==> flow/design.v <==
module clk_divider(
    input clk,
    input reset,
    output clk_d
);
    parameter 
		limit = 32'hbaa;  
	 reg [31:0] counter;
	 reg clk_buf;
	 assign clk_d = clk_buf;
    always @ (posedge clk) begin
      if (reset) begin
        counter = 32'h0;
        clk_buf <= 1'b0;
      end
      else begin
        counter = counter + 1;
        if(counter == (limit / 2) ) begin
            clk_buf <= !clk_buf;
            counter = 32'h0;
        end
      end
    end
endmodule
module sinewave_rom_do (
    input [4:0] address,
    output reg [3:0] data
);
    always @ (address) begin
        case (address)
            5'h0: data = 4'h8;
            5'h1: data = 4'h9;
            5'h2: data = 4'hA;
            5'h3: data = 4'hC;
            5'h4: data = 4'hD;
            5'h5: data = 4'hE;
            5'h6: data = 4'hE;
            5'h7: data = 4'hF;
            5'h8: data = 4'hF;
            5'h9: data = 4'hF;
            5'ha: data = 4'hE;
            5'hb: data = 4'hE;
            5'hc: data = 4'hD;
            5'hd: data = 4'hC;
            5'he: data = 4'hA;
            5'hf: data = 4'h9;
            5'h10: data = 4'h7;
            5'h11: data = 4'h6;
            5'h12: data = 4'h5;
            5'h13: data = 4'h3;
            5'h14: data = 4'h2;
            5'h15: data = 4'h1;
            5'h16: data = 4'h1;
            5'h17: data = 4'h0;
            5'h18: data = 4'h0;
            5'h19: data = 4'h0;
            5'h1a: data = 4'h1;
            5'h1b: data = 4'h1;
            5'h1c: data = 4'h2;
            5'h1d: data = 4'h3;
            5'h1e: data = 4'h5;
            5'h1f: data = 4'h6;
            default: data = 4'hX;
        endcase
    end
endmodule
`timescale 1ns / 1ps
module Paddle(
    input btn_left,
    input btn_right,
    input reset,
    input clk,
    input tick,
    output [9:0] pos
    );
	reg [9:0] position;
	assign pos = position;
	always @ (posedge clk) begin
		if(reset)begin
			position <= 10'd270;  
		end
		else if(tick) begin
		if(btn_left && position > 10)begin
			position <= position - 10;
		end
		else if (btn_right && position < 640 - 100 - 10)begin
			position <= position + 10;
		end
		end
	end
endmodule
`timescale 1ns / 1ps
module ball(
	input [9:0] paddle_x,
   	input reset,
   	input start,
   	input clk,
	input tick,
  	output [9:0] x_out,
   	output [9:0] y_out,
	output erase_enable,
	output [5:0] e_pos,
	output reg [2:0] play_sound1,
	output reg [1:0] active_data
   	);
	parameter
		SCREEN_W = 640,
		SCREEN_H = 480,
		BALL_SIZE = 7,
		BLOCK_SPACING_X = 10'd40,
		BLOCK_SPACING_Y = 10'd20,
		FIRST_ROW_Y = 10'd40,
		SECOND_ROW_Y = 10'd90,		
		THIRD_ROW_Y = 10'd140,
		FOURTH_ROW_Y = 10'd190,
		FIFTH_ROW_Y = 10'd240,
		BLOCK_WIDTH = 10'd80,
		BLOCK_HEIGHT = 10'd30;
	reg [9:0] ball_x;	
	reg [9:0] ball_y;
	reg signed [9:0] ball_dx;
	reg signed [9:0] ball_dy;
	reg [9:0] ball_x_q;
	reg [9:0] ball_y_q;
	reg erase_e_q;
	reg [5:0] erase_pos_q;
	reg [2:0] snd;
	reg [1:0] adata;
	assign x_out = ball_x_q;
	assign y_out = ball_y_q;
	reg erase_e;
	reg [5:0] erase_pos;
	reg [5:0] address;
	reg win;
	reg [1:0] active [24:0];
	reg [9:0] temp1;
	reg [9:0] temp2;
	reg [5:0] i;
	reg start_movement;
	assign e_pos = erase_pos_q;
	assign erase_enable = erase_e_q;
	always @ (posedge clk) begin
		ball_x = ball_x_q;
		ball_y = ball_y_q;
		erase_e = erase_e_q;
		erase_pos = erase_pos_q;
		snd = play_sound1;
		adata = active_data;
		if(reset)begin
			ball_x = 10'd270;
			ball_y = 10'd440 - BALL_SIZE;
			ball_dx = -10'd1;
			ball_dy = -10'd1;
			start_movement = 0;
			erase_e = 0;
			address = 6'd0;
			snd = 3'b000;
			for (i = 0; i < 20; i = i + 1) begin
				active[i] = 0;			
			end
		end
		else if(tick) begin
		erase_e = 0;
		if(start)
			start_movement = 1;
		if(!start_movement)begin
			ball_x = paddle_x + BALL_SIZE + 10'd40;
		end
		if(start_movement)begin
			if((ball_x) <= 0 || ball_x >= SCREEN_W - BALL_SIZE)  
			begin
				ball_dx = ball_dx * -1;
			end
			if(ball_y <= 1)  
			begin
				snd = 3'b001;
				ball_dy = ball_dy * -1;
			end
			if(ball_y > SCREEN_H - BALL_SIZE)  
			begin
				snd = 3'b100;
				ball_dy = 0;
			end	
			address = address + 10'd1;
			if(address >= 10'd10)
				address = 10'd0;
				if (address<5) begin
					temp1 = FIRST_ROW_Y;	
					temp2 = BLOCK_SPACING_X + (BLOCK_WIDTH + BLOCK_SPACING_X) *address;			
				end
				else if (address < 10) begin
					temp1 = SECOND_ROW_Y;
					temp2 = BLOCK_SPACING_X + (BLOCK_WIDTH + BLOCK_SPACING_X) *(address-5);
				end
				if(active[address] < 3) begin
					if(
						(ball_y >= temp1  && ball_y <= (temp1 + BLOCK_HEIGHT) )  && 
						(( (ball_x + BALL_SIZE) >= (temp2) && (ball_x - BALL_SIZE) <= temp2 ) 
							||	
							( (ball_x + BALL_SIZE) >= (temp2 + BLOCK_WIDTH) && (ball_x - BALL_SIZE) <= (temp2 + BLOCK_WIDTH) )
							)
					) begin
						erase_e = 1;
						erase_pos = address;
						ball_dx = ball_dx * -1;
						active[address] = active[address] + 1;
						snd = active[address];
						adata = active[address];
					end
					else if ( (ball_x >= temp2 && ball_x <= (temp2 + BLOCK_WIDTH)) && 
					(( (ball_y + BALL_SIZE) >= (temp1) && (ball_y - BALL_SIZE) <= temp1 ) || 
						( (ball_y + BALL_SIZE) >= (temp1 + BLOCK_HEIGHT) && (ball_y - BALL_SIZE) <= (temp1 + BLOCK_HEIGHT) )
					))
					begin
						erase_e = 1;
						erase_pos = address;
						ball_dy = ball_dy * -1;
						active[address] = active[address] + 1;
						snd = active[address];
						adata = active[address];
					end
				end
				if (address<5) begin
					temp1 = THIRD_ROW_Y;	
					temp2 = BLOCK_SPACING_X + (BLOCK_WIDTH + BLOCK_SPACING_X) *(address);			
				end
				else if (address < 10) begin
					temp1 = FOURTH_ROW_Y;
					temp2 = BLOCK_SPACING_X + (BLOCK_WIDTH + BLOCK_SPACING_X) *(address-5);
				end
				if(active[address + 10'd10] < 3) begin
					if(
						(ball_y >= temp1  && ball_y <= (temp1 + BLOCK_HEIGHT) )  && 
						(( (ball_x + BALL_SIZE) >= (temp2) && (ball_x - BALL_SIZE) <= temp2 ) 
							||	
							( (ball_x + BALL_SIZE) >= (temp2 + BLOCK_WIDTH) && (ball_x - BALL_SIZE) <= (temp2 + BLOCK_WIDTH) )
							)
					) begin
						erase_e = 1;
						erase_pos = address + 10'd10;
						ball_dx = ball_dx * -1;
						active[address + 10'd10] = active[address + 10'd10] + 1;
						snd = active[address + 10'd10];
						adata = active[address + 10'd10];
					end
					else if ( (ball_x >= temp2 && ball_x <= (temp2 + BLOCK_WIDTH)) && 
					(( (ball_y + BALL_SIZE) >= (temp1) && (ball_y - BALL_SIZE) <= temp1 ) || 
						( (ball_y + BALL_SIZE) >= (temp1 + BLOCK_HEIGHT) && (ball_y - BALL_SIZE) <= (temp1 + BLOCK_HEIGHT) )
					))
					begin
						erase_e = 1;
						erase_pos = address + 10'd10;
						ball_dy = ball_dy * -1;
						active[address + 10'd10] = active[address + 10'd10] + 1;
						snd = active[address + 10'd10];
						adata = active[address + 10'd10];
					end
				end
			win = 1;
			for (i = 0; i < 20; i = i + 1) begin
					if (active[i] < 3)
						win = 0;
			end
			if( ball_dy > 0 && (ball_x > paddle_x && ball_x < (paddle_x + 100)) && ( ( (ball_y + BALL_SIZE) >= 10'd439 && (ball_y - BALL_SIZE) < 10'd440) ) )  
			begin
				ball_dy = ball_dy * -1;
				snd = 3'b100;
				if ((ball_x < paddle_x + 25 || ball_x > paddle_x + 75) && (ball_dx == 1 || ball_dx == -1)) begin
					ball_dx = ball_dx * 2;
				end
				else if (ball_dx == 2) begin
					ball_dx = 1;
				end
				else if (ball_dx == -2) begin
					ball_dx = -1;
				end
			end
			if (win) begin
				ball_dx = 10'd0;
				ball_dy = 10'd0;
			end
			ball_x = ball_x + ball_dx;
			ball_y = ball_y + ball_dy;
		end
		end
		ball_x_q <= ball_x;
		ball_y_q <= ball_y;
		erase_e_q <= erase_e;
		erase_pos_q <= erase_pos;
		play_sound1 <= snd;
		active_data <= adata;
	end
endmodule
`timescale 1ns / 1ps
module VGA(
   input clk,
   output reg [5:0] RGB,
   output reg hsync,
   output reg vsync,
	output [9:0] hor_count,
	output [9:0] ver_count,
	input [2:0] rgb_in,
	input [9:0] paddle_pos,
	input [9:0] ball_x,
	input [9:0] ball_y,
	input reset,
	input active_write_enable,
	input [5:0] active_position,
	input [1:0] active_data
);
	parameter
		BALL_SIZE = 7,
		BLOCK_SPACING_X = 10'd40,
		BLOCK_WIDTH = 10'd80,
		BLOCK_HEIGHT = 10'd30,
		FIRST_ROW_Y = 10'd40,
		SECOND_ROW_Y = 10'd90,		
		THIRD_ROW_Y = 10'd140,
		FOURTH_ROW_Y = 10'd190,
		FIFTH_ROW_Y = 10'd240;
	reg [9:0] hcount;
	reg [9:0] vcount;
	assign hor_count = hcount;
	assign ver_count = vcount;
	reg [9:0] data_x [19:0];
	reg [9:0] data_y [19:0];
	reg [2:0] active [19:0];
	reg [4:0] i;
	reg [4:0] j;
	reg [5:0] block_colors [24:0];
	always @ (posedge clk) begin
		if(active_write_enable)
			active[active_position] <= active_data;
		if (reset) begin
			for (i = 0; i < 20; i = i + 1) begin
				if(i < 5) begin
					data_x[i] <= BLOCK_SPACING_X + (BLOCK_SPACING_X + BLOCK_WIDTH) * i;
					data_y[i] <= FIRST_ROW_Y;
					block_colors[i] <= 6'b001001;
					active[i] <= 0;
				end
				else if (i < 10) begin
					data_x[i] <= BLOCK_SPACING_X + ((BLOCK_SPACING_X + BLOCK_WIDTH) * (i-5));
					data_y[i] <= SECOND_ROW_Y;					
					block_colors[i] <= 6'b110101;
					active[i] <= 0;
				end
				else if (i < 15) begin
					data_x[i] <= BLOCK_SPACING_X + ((BLOCK_SPACING_X + BLOCK_WIDTH) * (i-10));
					data_y[i] <= THIRD_ROW_Y;					
					block_colors[i] <= 6'b011111;
					active[i] <= 0;
				end
				else if (i < 20) begin
					data_x[i] <= BLOCK_SPACING_X + ((BLOCK_SPACING_X + BLOCK_WIDTH) * (i-15));
					data_y[i] <= FOURTH_ROW_Y;					
					block_colors[i] <= 6'b100101;
					active[i] <= 0;
				end
				else if (i < 25) begin
					data_x[i] <= BLOCK_SPACING_X + ((BLOCK_SPACING_X + BLOCK_WIDTH) * (i-20));
					data_y[i] <= FIFTH_ROW_Y;					
					block_colors[i] <= 6'b000010;
					active[i] <= 0;
				end
			end
		end
	end
    always @ ( posedge clk)
    begin 
      if (reset) begin
        hcount = 0;
        vcount = 0;
        hsync = 1;
        vsync = 1;
        RGB = 6'b000;
      end
      else begin
      if (hcount == 799) begin
            hcount = 0;
            if (vcount == 524) begin
                vcount = 0;
				end
            else begin
                vcount = vcount + 1;
            end
			end
        else begin
            hcount = hcount + 1;
        end
        if (vcount >= 490 && vcount < 492) begin
            vsync = 0;
        end
        else begin
            vsync = 1;
        end
        if (hcount >= 656 && hcount < 752) begin
            hsync = 0;
        end
        else begin
            hsync = 1;
        end
        if (hcount < 640 && vcount < 480) begin
            RGB = 6'b000; 
        		if(vcount >= ball_y && vcount <= (ball_y + BALL_SIZE) 
        			&& hcount >= ball_x && hcount <= (ball_x + BALL_SIZE) )
        			RGB = 6'b111000; 
				if(vcount > 440 && vcount < 450 && 
					hcount > paddle_pos && hcount < paddle_pos + 100)begin 
					RGB = 6'b100001; 
				end
				else begin
				for (j = 0; j < 20; j = j + 1) begin
						if(active[j] != 2'b11 && (vcount >= data_y[j] && vcount <= (data_y[j] + BLOCK_HEIGHT)) 
							&& hcount >= data_x[j] && hcount <= (data_x[j] + BLOCK_WIDTH))
						begin
							RGB = block_colors[j] + active[j] + 6'b000001;
						end
				end
				end
        end
        else begin
            RGB = 6'b000;
        end
      end
    end
endmodule
`timescale 1ns / 1ps
module breakout(
		input clk,
		input reset_button,
		input start_button,
		input left_button,
		input right_button,
		input ball_tick,
		input paddle_tick,
		output [5:0] RGB,
		output hsync,
		output vsync,
		output [3:0] tono
    );
	wire [5:0] rgb;
	wire hs;
	wire vs;
	wire [9:0] hcount; 
	wire [9:0] vcount;
	wire [9:0] paddle_pos;
	wire [9:0] ball_x;
	wire [9:0] ball_y;
	wire erase_enable;
	wire [5:0] erase_pos;	
	Paddle pd(left_button, right_button, reset_button, clk, paddle_tick, paddle_pos);
	wire [2:0] data;
	wire [2:0] play_sound1;
	wire [1:0] active_data;
	ball bola(paddle_pos, reset_button, start_button, clk, ball_tick, ball_x, ball_y, erase_enable, erase_pos, play_sound1, active_data);
	assign data = 3'b000;
	VGA vga(clk, rgb, hs, vs, hcount, vcount, data, paddle_pos, ball_x, ball_y, reset_button, erase_enable, erase_pos, active_data);
	assign RGB = rgb;
	assign hsync = hs;
	assign vsync = vs;
	wire clk_out_do;
	wire clk_out_re;
	wire clk_out_mi;
	wire clk_out_sol;
	clk_divider #(.limit(32'hBAA)) clk_do (
			.clk(clk),
			.reset(reset_button),
			.clk_d(clk_out_do)
	);
	clk_divider #(.limit(32'hA64)) clk_re (
			.clk(clk),
			.reset(reset_button),
			.clk_d(clk_out_re)
	);
	clk_divider #(.limit(32'h941)) clk_mi (
			.clk(clk),
			.reset(reset_button),
			.clk_d(clk_out_mi)
	);
	clk_divider #(.limit(32'h7C9)) clk_sol ( 
			.clk(clk),
			.reset(reset_button),
			.clk_d(clk_out_sol)
	);
	reg [4:0] address_audio;
	reg temp;
	reg temp_prev;
	sinewave_rom_do rom_tono(address_audio, tono);
	always @(posedge clk) 
	begin
		if (reset_button)
			address_audio <= 5'd0;
		else if (temp && !temp_prev)
			address_audio <= address_audio + 1;
	end	
	always @ (posedge clk) begin
		if (reset_button) begin
			temp <= 0;
			temp_prev <= 0;
		end
		else begin
			temp_prev <= temp;
			case(play_sound1)
				3'b001: temp <= clk_out_do;
				3'b010: temp <= clk_out_re;
				3'b011: temp <= clk_out_mi;
				3'b100: temp <= clk_out_sol;
				default: temp <= 0;
			endcase
		end
	end
endmodule
# Tool chain data of breakout
# Each step is given for the RTL above and for the edited RTL.
# "orig" refers to lines of the RTL above, "edited" to lines of the edited file.
# "diff" is "edited" less "orig", of the values as shown; "change_rel_pct" is that difference over "orig", in percent.
# Operators carry their Yosys type and port widths (W data, S select, Z words).
# Library cell names are shortened.
# A cell with -- has no value.
# inputs
top	breakout
clock_port	clk
lib	sky130hd
corner	tt_025C_1v80

# Diff
# Unified diff, file above to edited file.
# This change comes from a script, not from a designer. The edited design behaves differently; no optimisation was intended.
# begin of diff
@@ -127,5 +127,7 @@
 	reg [2:0] snd;
 	reg [1:0] adata;
-	assign x_out = ball_x_q;
+	reg [9:0] x_out_p1;
+	always @(posedge clk) x_out_p1 <= ball_x_q;
+	assign x_out = x_out_p1;
 	assign y_out = ball_y_q;
 	reg erase_e;
# end of diff

# After elaboration
# Source: Yosys, flattened and elaborated. Widths are those after wreduce. Print and check cells do not count.
# Yosys's memory passes give these memory sizes; they may raise the number of words (mostly to a power of two), join words into wider ones and drop unused or constant bits.
# bits
element	orig	edited	diff	change_rel_pct
reg_bits	306	316	10	3.27
ram_bits	96	96	0	0.00
mem_bits_ro	128	128	0	0.00
mem_count	2	2	0	0.00
inputBits	7	7	0	0.00
output_inout_bits	12	12	0	0.00
wordCells	954	955	1	0.10
# op_classes
element	orig	edited	diff	change_rel_pct
addsub	85	85	0	0.00
multipliers	2	2	0	0.00
cmp	94	94	0	0.00
equal	82	82	0	0.00
muxes	511	511	0	0.00
logic	2	2	0	0.00
reduce_logical	121	121	0	0.00
# op_table
op	orig	edited	diff	change_rel_pct
$mux W2	344	344	0	0.00
$logic_and A1 B1 Y1	97	97	0	0.00
$mux W10	75	75	0	0.00
$mux W1	37	37	0	0.00
$mux W6	35	35	0	0.00
$lt A2 B2 Y1 const B	22	22	0	0.00
$add A6 B1 Y6 const B	21	21	0	0.00
$ne A3 B2 Y1 const B	20	20	0	0.00
$eq A5 B5 Y1 const B	18	18	0	0.00
$eq A5 B4 Y1 const B	16	16	0	0.00
$add A6 B3 Y6 const A	10	10	0	0.00
$mux W3	10	10	0	0.00
$eq A5 B3 Y1 const B	8	8	0	0.00
$logic_or A1 B1 Y1	7	7	0	0.00
$neg A10 Y10	7	7	0	0.00
$ge A10 B10 Y1	6	6	0	0.00
$pmux W2 S25	6	6	0	0.00
$add A4 B3 Y5 const A	5	5	0	0.00
$add A5 B3 Y6 const A	5	5	0	0.00
$logic_not A1 Y1	5	5	0	0.00
$reduce_or A2 Y1	5	5	0	0.00
$add A10 B7 Y11 const B	4	4	0	0.00
$add A2 B1 Y2 const B	4	4	0	0.00
$add A32 B1 Y32 const B	4	4	0	0.00
$eq A5 B2 Y1 const B	4	4	0	0.00
$ge A32 B10 Y1	4	4	0	0.00
$ge A32 B32 Y1	4	4	0	0.00
$le A10 B10 Y1	4	4	0	0.00
# The list need not be complete.

# Depth
# Longest topological path by Yosys (ltp), each cell counted once; first at word level (registers and memories cut), then after technology mapping (sequential cells cut; the memories' decode and read muxes count).
# logic_depth
element	orig	edited	diff	change_rel_pct
depth_word	76	76	0	0.00
abc_area	0	0	--	--
depth_mapped	74	76	2	2.70
mapped_depth_nobuf	68	69	1	1.47

# Synthesis result
# Yosys stat after the flow's synthesis: flattened, memories mapped to cells. It holds for the ABC_AREA given above (unset counts as 0); a run with the other value may have another netlist.
# types
type	orig	edited	diff	change_rel_pct
nor2_1	512	491	-21	-4.10
nand2_1	421	400	-21	-4.99
nor3_1	125	144	19	15.20
a31oi_1	64	49	-15	-23.44
nor2b_1	54	67	13	24.07
nand2b_1	43	56	13	30.23
o31ai_1	25	38	13	52.00
a211o_1	13	26	13	100.00
o21a_1	59	71	12	20.34
dfxtp_1	319	329	10	3.13
nand3_1	188	198	10	5.32
clkbuf_1	148	158	10	6.76
xor2_1	125	115	-10	-8.00
o311ai_0	17	7	-10	-58.82
a21oi_2	1	11	10	1000.00
inv_1	167	176	9	5.39
and3_1	58	49	-9	-15.52
mux2i_1	36	45	9	25.00
# The list need not be complete.
# mapped
element	orig	edited	diff	change_rel_pct
stdcells	4290	4311	21	0.49
synth_area_um2	32758.9	32980.4	221.5	0.68
sequential_area_um2	7196.9	7397.1	200.2	2.78
ff_cells	346	356	10	2.89
# The figures by module come from a second, unflattened synthesis with its own total; it is not the netlist above.
# unflattened
element	orig	edited	diff	change_rel_pct
cells_unflattened	4635	4646	11	0.24
hier_area_um2	35632.9	35885.7	252.8	0.71
# Rows give one instance, submodules left out.
# by_module_orig
mod	n_inst	n_cells	mod_area_um2	seq_area_um2
ball	1	2653	19804.0	2822.7
VGA	1	855	6389.9	1361.3
clk_divider #(limit=1993)	1	241	2139.6	660.6
clk_divider #(limit=2660)	1	262	2135.8	660.6
clk_divider #(limit=2986)	1	245	1994.4	660.6
clk_divider #(limit=2369)	1	238	1909.3	660.6
Paddle	1	85	744.5	180.2
breakout	1	34	329.1	140.1
sinewave_rom_do	1	22	186.4	0.0
# by_module_edited
mod	n_inst	n_cells	mod_area_um2	seq_area_um2
ball	1	2664	20056.7	3022.9
VGA	1	855	6389.9	1361.3
clk_divider #(limit=1993)	1	241	2139.6	660.6
clk_divider #(limit=2660)	1	262	2135.8	660.6
clk_divider #(limit=2986)	1	245	1994.4	660.6
clk_divider #(limit=2369)	1	238	1909.3	660.6
Paddle	1	85	744.5	180.2
breakout	1	34	329.1	140.1
sinewave_rom_do	1	22	186.4	0.0

# Worst setup path after synthesis
# OpenSTA on the mapped netlist: ideal clock, no wires. The path of least setup slack (recovery checks aside). Input and output delay are each 20% of the period. Register names are those of the netlist, which keeps one name where synthesis merged equal registers.
# synth_path
element	orig	edited	diff	change_rel_pct
path_type	input to register	input to register	--	--
from	in start_button	in start_button	--	--
to	reg bola.ball_x_q[9]	reg bola.ball_x_q[9]	--	--
clock_period_ns	40.0	40.0	0.0	0.00
input_delay_ns	8.000	8.000	0.000	0.00
setup_time_ns	0.078	0.139	0.061	--
t_first_pin_ns	8.000	8.000	0.000	0.00
arrival_time_ns	18.171	18.099	-0.072	-0.40
t_required_ns	39.922	39.861	-0.061	-0.15
slack_ns	21.752	21.762	0.010	--
path_delay_ns	10.249	10.238	-0.011	-0.11
driving_pins	55	54	-1	-1.82
n_path_buf	7	5	-2	-28.57
period_less_setup_slack_ns	18.248	18.238	-0.010	-0.05
# "path_delay_ns" is the arrival time less input delay plus setup time.
# "driving_pins" counts driving pins, that of a launching flip-flop among them; a cell with two outputs on the path counts twice.
# "period_less_setup_slack_ns" is the clock period less the worst setup slack; recovery checks do not enter. This is arithmetic on one report: input and output delays are still those of the set period (20% each).
# The rows between start and end are the longest chain of elaborated cells between them; the timing report does not say that the signal goes this way. Where chains are equally long, one stands for them.
# Each line given opens the expression or statement behind the cell; cells for indexed reads and writes are added by Yosys, which also makes memories of some case tables.
# synth_via_orig
cell_sequence	or2_2 clkbuf_1 clkbuf_1 a21oi_1 inv_1 ha_1 inv_1 o21ai_0 a21oi_1 xor2_1 ha_1 a211oi_1 a21oi_1 o21a_1 nor3_1 a31oi_1 nor3_1 nor2_1 (+19 left out) nand4_1 or4b_4 a211oi_4 nor2_1 nor2_1 ha_1 a21o_1 a21o_1 a21o_1 a21oi_1 nor2b_1 o21a_1 o21ai_0 nand2b_1 a21oi_1 nor3_1 mux2_2 nor3_1
elab_chain_len	76
cone_cells	566
cone_classes	add/sub (23); mul (2); compare (55); eq/ne (52); mux (405); reduce/logical (29)
# synth_lines_orig
element	line	text
start: declaration	432	input start_button,
$mux W1	164	if(start)
$mux W1	162	else if(tick) begin
$mux W1	149	if(reset)begin
$mux W6	169	if(start_movement)begin
$mux W6	162
$mux W6	149
$sub A6 B3 Y7	193	temp2 = BLOCK_SPACING_X + (BLOCK_WIDTH + BLOCK_SPACING_X) *(address-5);
(+62 left out)	--
$mux W1	149
$mux W10	278	if (win) begin
$mux W10	169
$mux W10	162
$mux W10	149
$add A10 B10 Y10	282	ball_x = ball_x + ball_dx;
$mux W10	169
end: assignment	286	ball_x_q <= ball_x;
end: declaration	123	reg [9:0] ball_x_q;
# synth_via_edited
cell_sequence	nor2_1 buf_2 o21ai_0 inv_1 ha_1 a21o_1 or2_2 nor2_1 xor2_1 ha_1 nand4_1 o211a_1 o32ai_1 a211oi_1 a21oi_2 buf_2 nor2_1 a211o_1 (+18 left out) nand2b_1 o21ba_2 o21ai_1 inv_1 ha_1 a21o_1 a21oi_1 nor2b_1 o21a_1 o21ai_0 nand2b_1 a21oi_1 nor2b_1 o21a_1 nor3_1 a22oi_1 a31oi_1 a311oi_1
elab_chain_len	76
cone_cells	566
cone_classes	add/sub (23); mul (2); compare (55); eq/ne (52); mux (405); reduce/logical (29)
# synth_lines_edited
element	line	text
start: declaration	434	input start_button,
$mux W1	166	if(start)
$mux W1	164	else if(tick) begin
$mux W1	151	if(reset)begin
$mux W6	171	if(start_movement)begin
$mux W6	164
$mux W6	151
$sub A6 B3 Y7	195	temp2 = BLOCK_SPACING_X + (BLOCK_WIDTH + BLOCK_SPACING_X) *(address-5);
(+62 left out)	--
$mux W1	151
$mux W10	280	if (win) begin
$mux W10	171
$mux W10	164
$mux W10	151
$add A10 B10 Y10	284	ball_x = ball_x + ball_dx;
$mux W10	171
end: assignment	288	ball_x_q <= ball_x;
end: declaration	123	reg [9:0] ball_x_q;

# Path in the finished layout
# From the final timing report of the runs of pair 1: the path of least setup slack in the routed layout; clock arrival at registers is part of the times.
# layout_path
element	orig	edited	diff	change_rel_pct
path_type	input to register	input to register	--	--
from	in start_button	in start_button	--	--
to	reg bola.ball_x_q[9]	reg bola.ball_x_q[9]	--	--
clock_period_ns	40.0	40.0	0.0	0.00
input_delay_ns	8.00	8.00	0.00	0.00
setup_time_ns	0.07	0.15	0.08	--
t_first_pin_ns	8.00	8.00	0.00	0.00
arrival_time_ns	22.11	21.91	-0.20	-0.90
t_required_ns	40.51	40.43	-0.08	-0.20
slack_ns	18.40	18.52	0.12	--
driving_pins	53	54	1	1.89
n_path_buf	1	4	3	300.00
# The rows between start and end are the longest chain of elaborated cells between them; the timing report does not say that the signal goes this way. Where chains are equally long, one stands for them.
# layout_via_orig
cell_sequence	clkdlybuf4s50_1 or2_2 nor2_1 a21oi_1 inv_1 ha_1 inv_1 o21ai_0 a21oi_1 xor2_1 ha_1 a211oi_1 a21oi_1 o21a_1 nor3_1 a31oi_1 nor4b_1 a21oi_1 (+17 left out) a311oi_1 a41o_1 nor4_1 or2_2 nor2_1 ha_1 a21o_1 a21o_1 a21o_1 a21oi_1 nor2b_1 o21a_1 o21ai_0 nand2b_1 a21oi_1 nor3_1 mux2_2 nor3_1
elab_chain_len	76
cone_cells	566
cone_classes	add/sub (23); mul (2); compare (55); eq/ne (52); mux (405); reduce/logical (29)
# layout_lines_orig
element	line	text
start: declaration	432	input start_button,
$mux W1	164	if(start)
$mux W1	162	else if(tick) begin
$mux W1	149	if(reset)begin
$mux W6	169	if(start_movement)begin
$mux W6	162
$mux W6	149
$sub A6 B3 Y7	193	temp2 = BLOCK_SPACING_X + (BLOCK_WIDTH + BLOCK_SPACING_X) *(address-5);
(+62 left out)	--
$mux W1	149
$mux W10	278	if (win) begin
$mux W10	169
$mux W10	162
$mux W10	149
$add A10 B10 Y10	282	ball_x = ball_x + ball_dx;
$mux W10	169
end: assignment	286	ball_x_q <= ball_x;
end: declaration	123	reg [9:0] ball_x_q;
# layout_via_edited
cell_sequence	clkdlybuf4s50_1 or2_1 nand2b_1 inv_1 ha_1 nand3_1 nand2_1 nor2_1 xor2_1 ha_1 nor3_1 nor2_1 o21ai_0 a21oi_1 o32ai_1 a211oi_1 buf_4 a21oi_2 (+18 left out) buf_4 o21ba_2 o21ai_1 inv_1 ha_1 a21o_1 a21oi_1 nor2b_1 o21a_1 o21ai_0 nand2b_1 a21oi_1 nor2b_1 o21a_1 nor3_1 a22oi_1 a31oi_1 a311oi_1
elab_chain_len	76
cone_cells	566
cone_classes	add/sub (23); mul (2); compare (55); eq/ne (52); mux (405); reduce/logical (29)
# layout_lines_edited
element	line	text
start: declaration	434	input start_button,
$mux W1	166	if(start)
$mux W1	164	else if(tick) begin
$mux W1	151	if(reset)begin
$mux W6	171	if(start_movement)begin
$mux W6	164
$mux W6	151
$sub A6 B3 Y7	195	temp2 = BLOCK_SPACING_X + (BLOCK_WIDTH + BLOCK_SPACING_X) *(address-5);
(+62 left out)	--
$mux W1	151
$mux W10	280	if (win) begin
$mux W10	171
$mux W10	164
$mux W10	151
$add A10 B10 Y10	284	ball_x = ball_x + ball_dx;
$mux W10	171
end: assignment	288	ball_x_q <= ball_x;
end: declaration	123	reg [9:0] ball_x_q;

# Flow runs
# Runs of the flow (Yosys, OpenROAD) on both versions; the two runs of a pair have the same settings. The constraints put input and output delay at 20% of the set period each and load the outputs with 0.01 pF.
# flow_settings_pair_1
CORE_UTILIZATION	40
period_ns	40.0
CAP_MARGIN	20
CORE_MARGIN	2
SLEW_MARGIN	20
# results_pair_1
element	orig	edited	diff	change_rel_pct
yosys.chip_area_um2	32758.9	32980.4	221.5	0.68
die_um2	84201.5	84762.5	561.0	0.67
post_route_stdcell_area_um2	35459.0	35666.7	207.7	0.59
setup_worst_slack_ns	18.404	18.517	0.113	--
fin_tns_ns	0.000	0.000	0.000	--
achievedPeriod_ns	21.596	21.483	-0.113	-0.52
# flow_settings_pair_2
CAP_MARGIN	25
CELL_PAD_IN_SITES_DETAIL_PLACEMENT	0
CORE_UTILIZATION	15
CTS_CLUSTER_DIAMETER	242
CTS_CLUSTER_SIZE	79
GPL_ROUTABILITY_DRIVEN	0
PLACE_DENSITY	0.44
SETUP_SLACK_MARGIN	4.25
SLEW_MARGIN	30
TNS_END_PERCENT	70
period_ns	24.6
CORE_MARGIN	2
# results_pair_2
element	orig	edited	diff	change_rel_pct
yosys.chip_area_um2	32758.9	32980.4	221.5	0.68
die_um2	222147.0	223634.0	1487.0	0.67
post_route_stdcell_area_um2	36610.1	36752.7	142.6	0.39
setup_worst_slack_ns	6.269	6.472	0.203	--
fin_tns_ns	0.000	0.000	0.000	--
achievedPeriod_ns	18.331	18.128	-0.203	-1.11
# "achievedPeriod_ns": clock period set for the run, less the worst setup slack. It is reckoned from that one timing run; input and output delays stay at 20% of the period that was set.
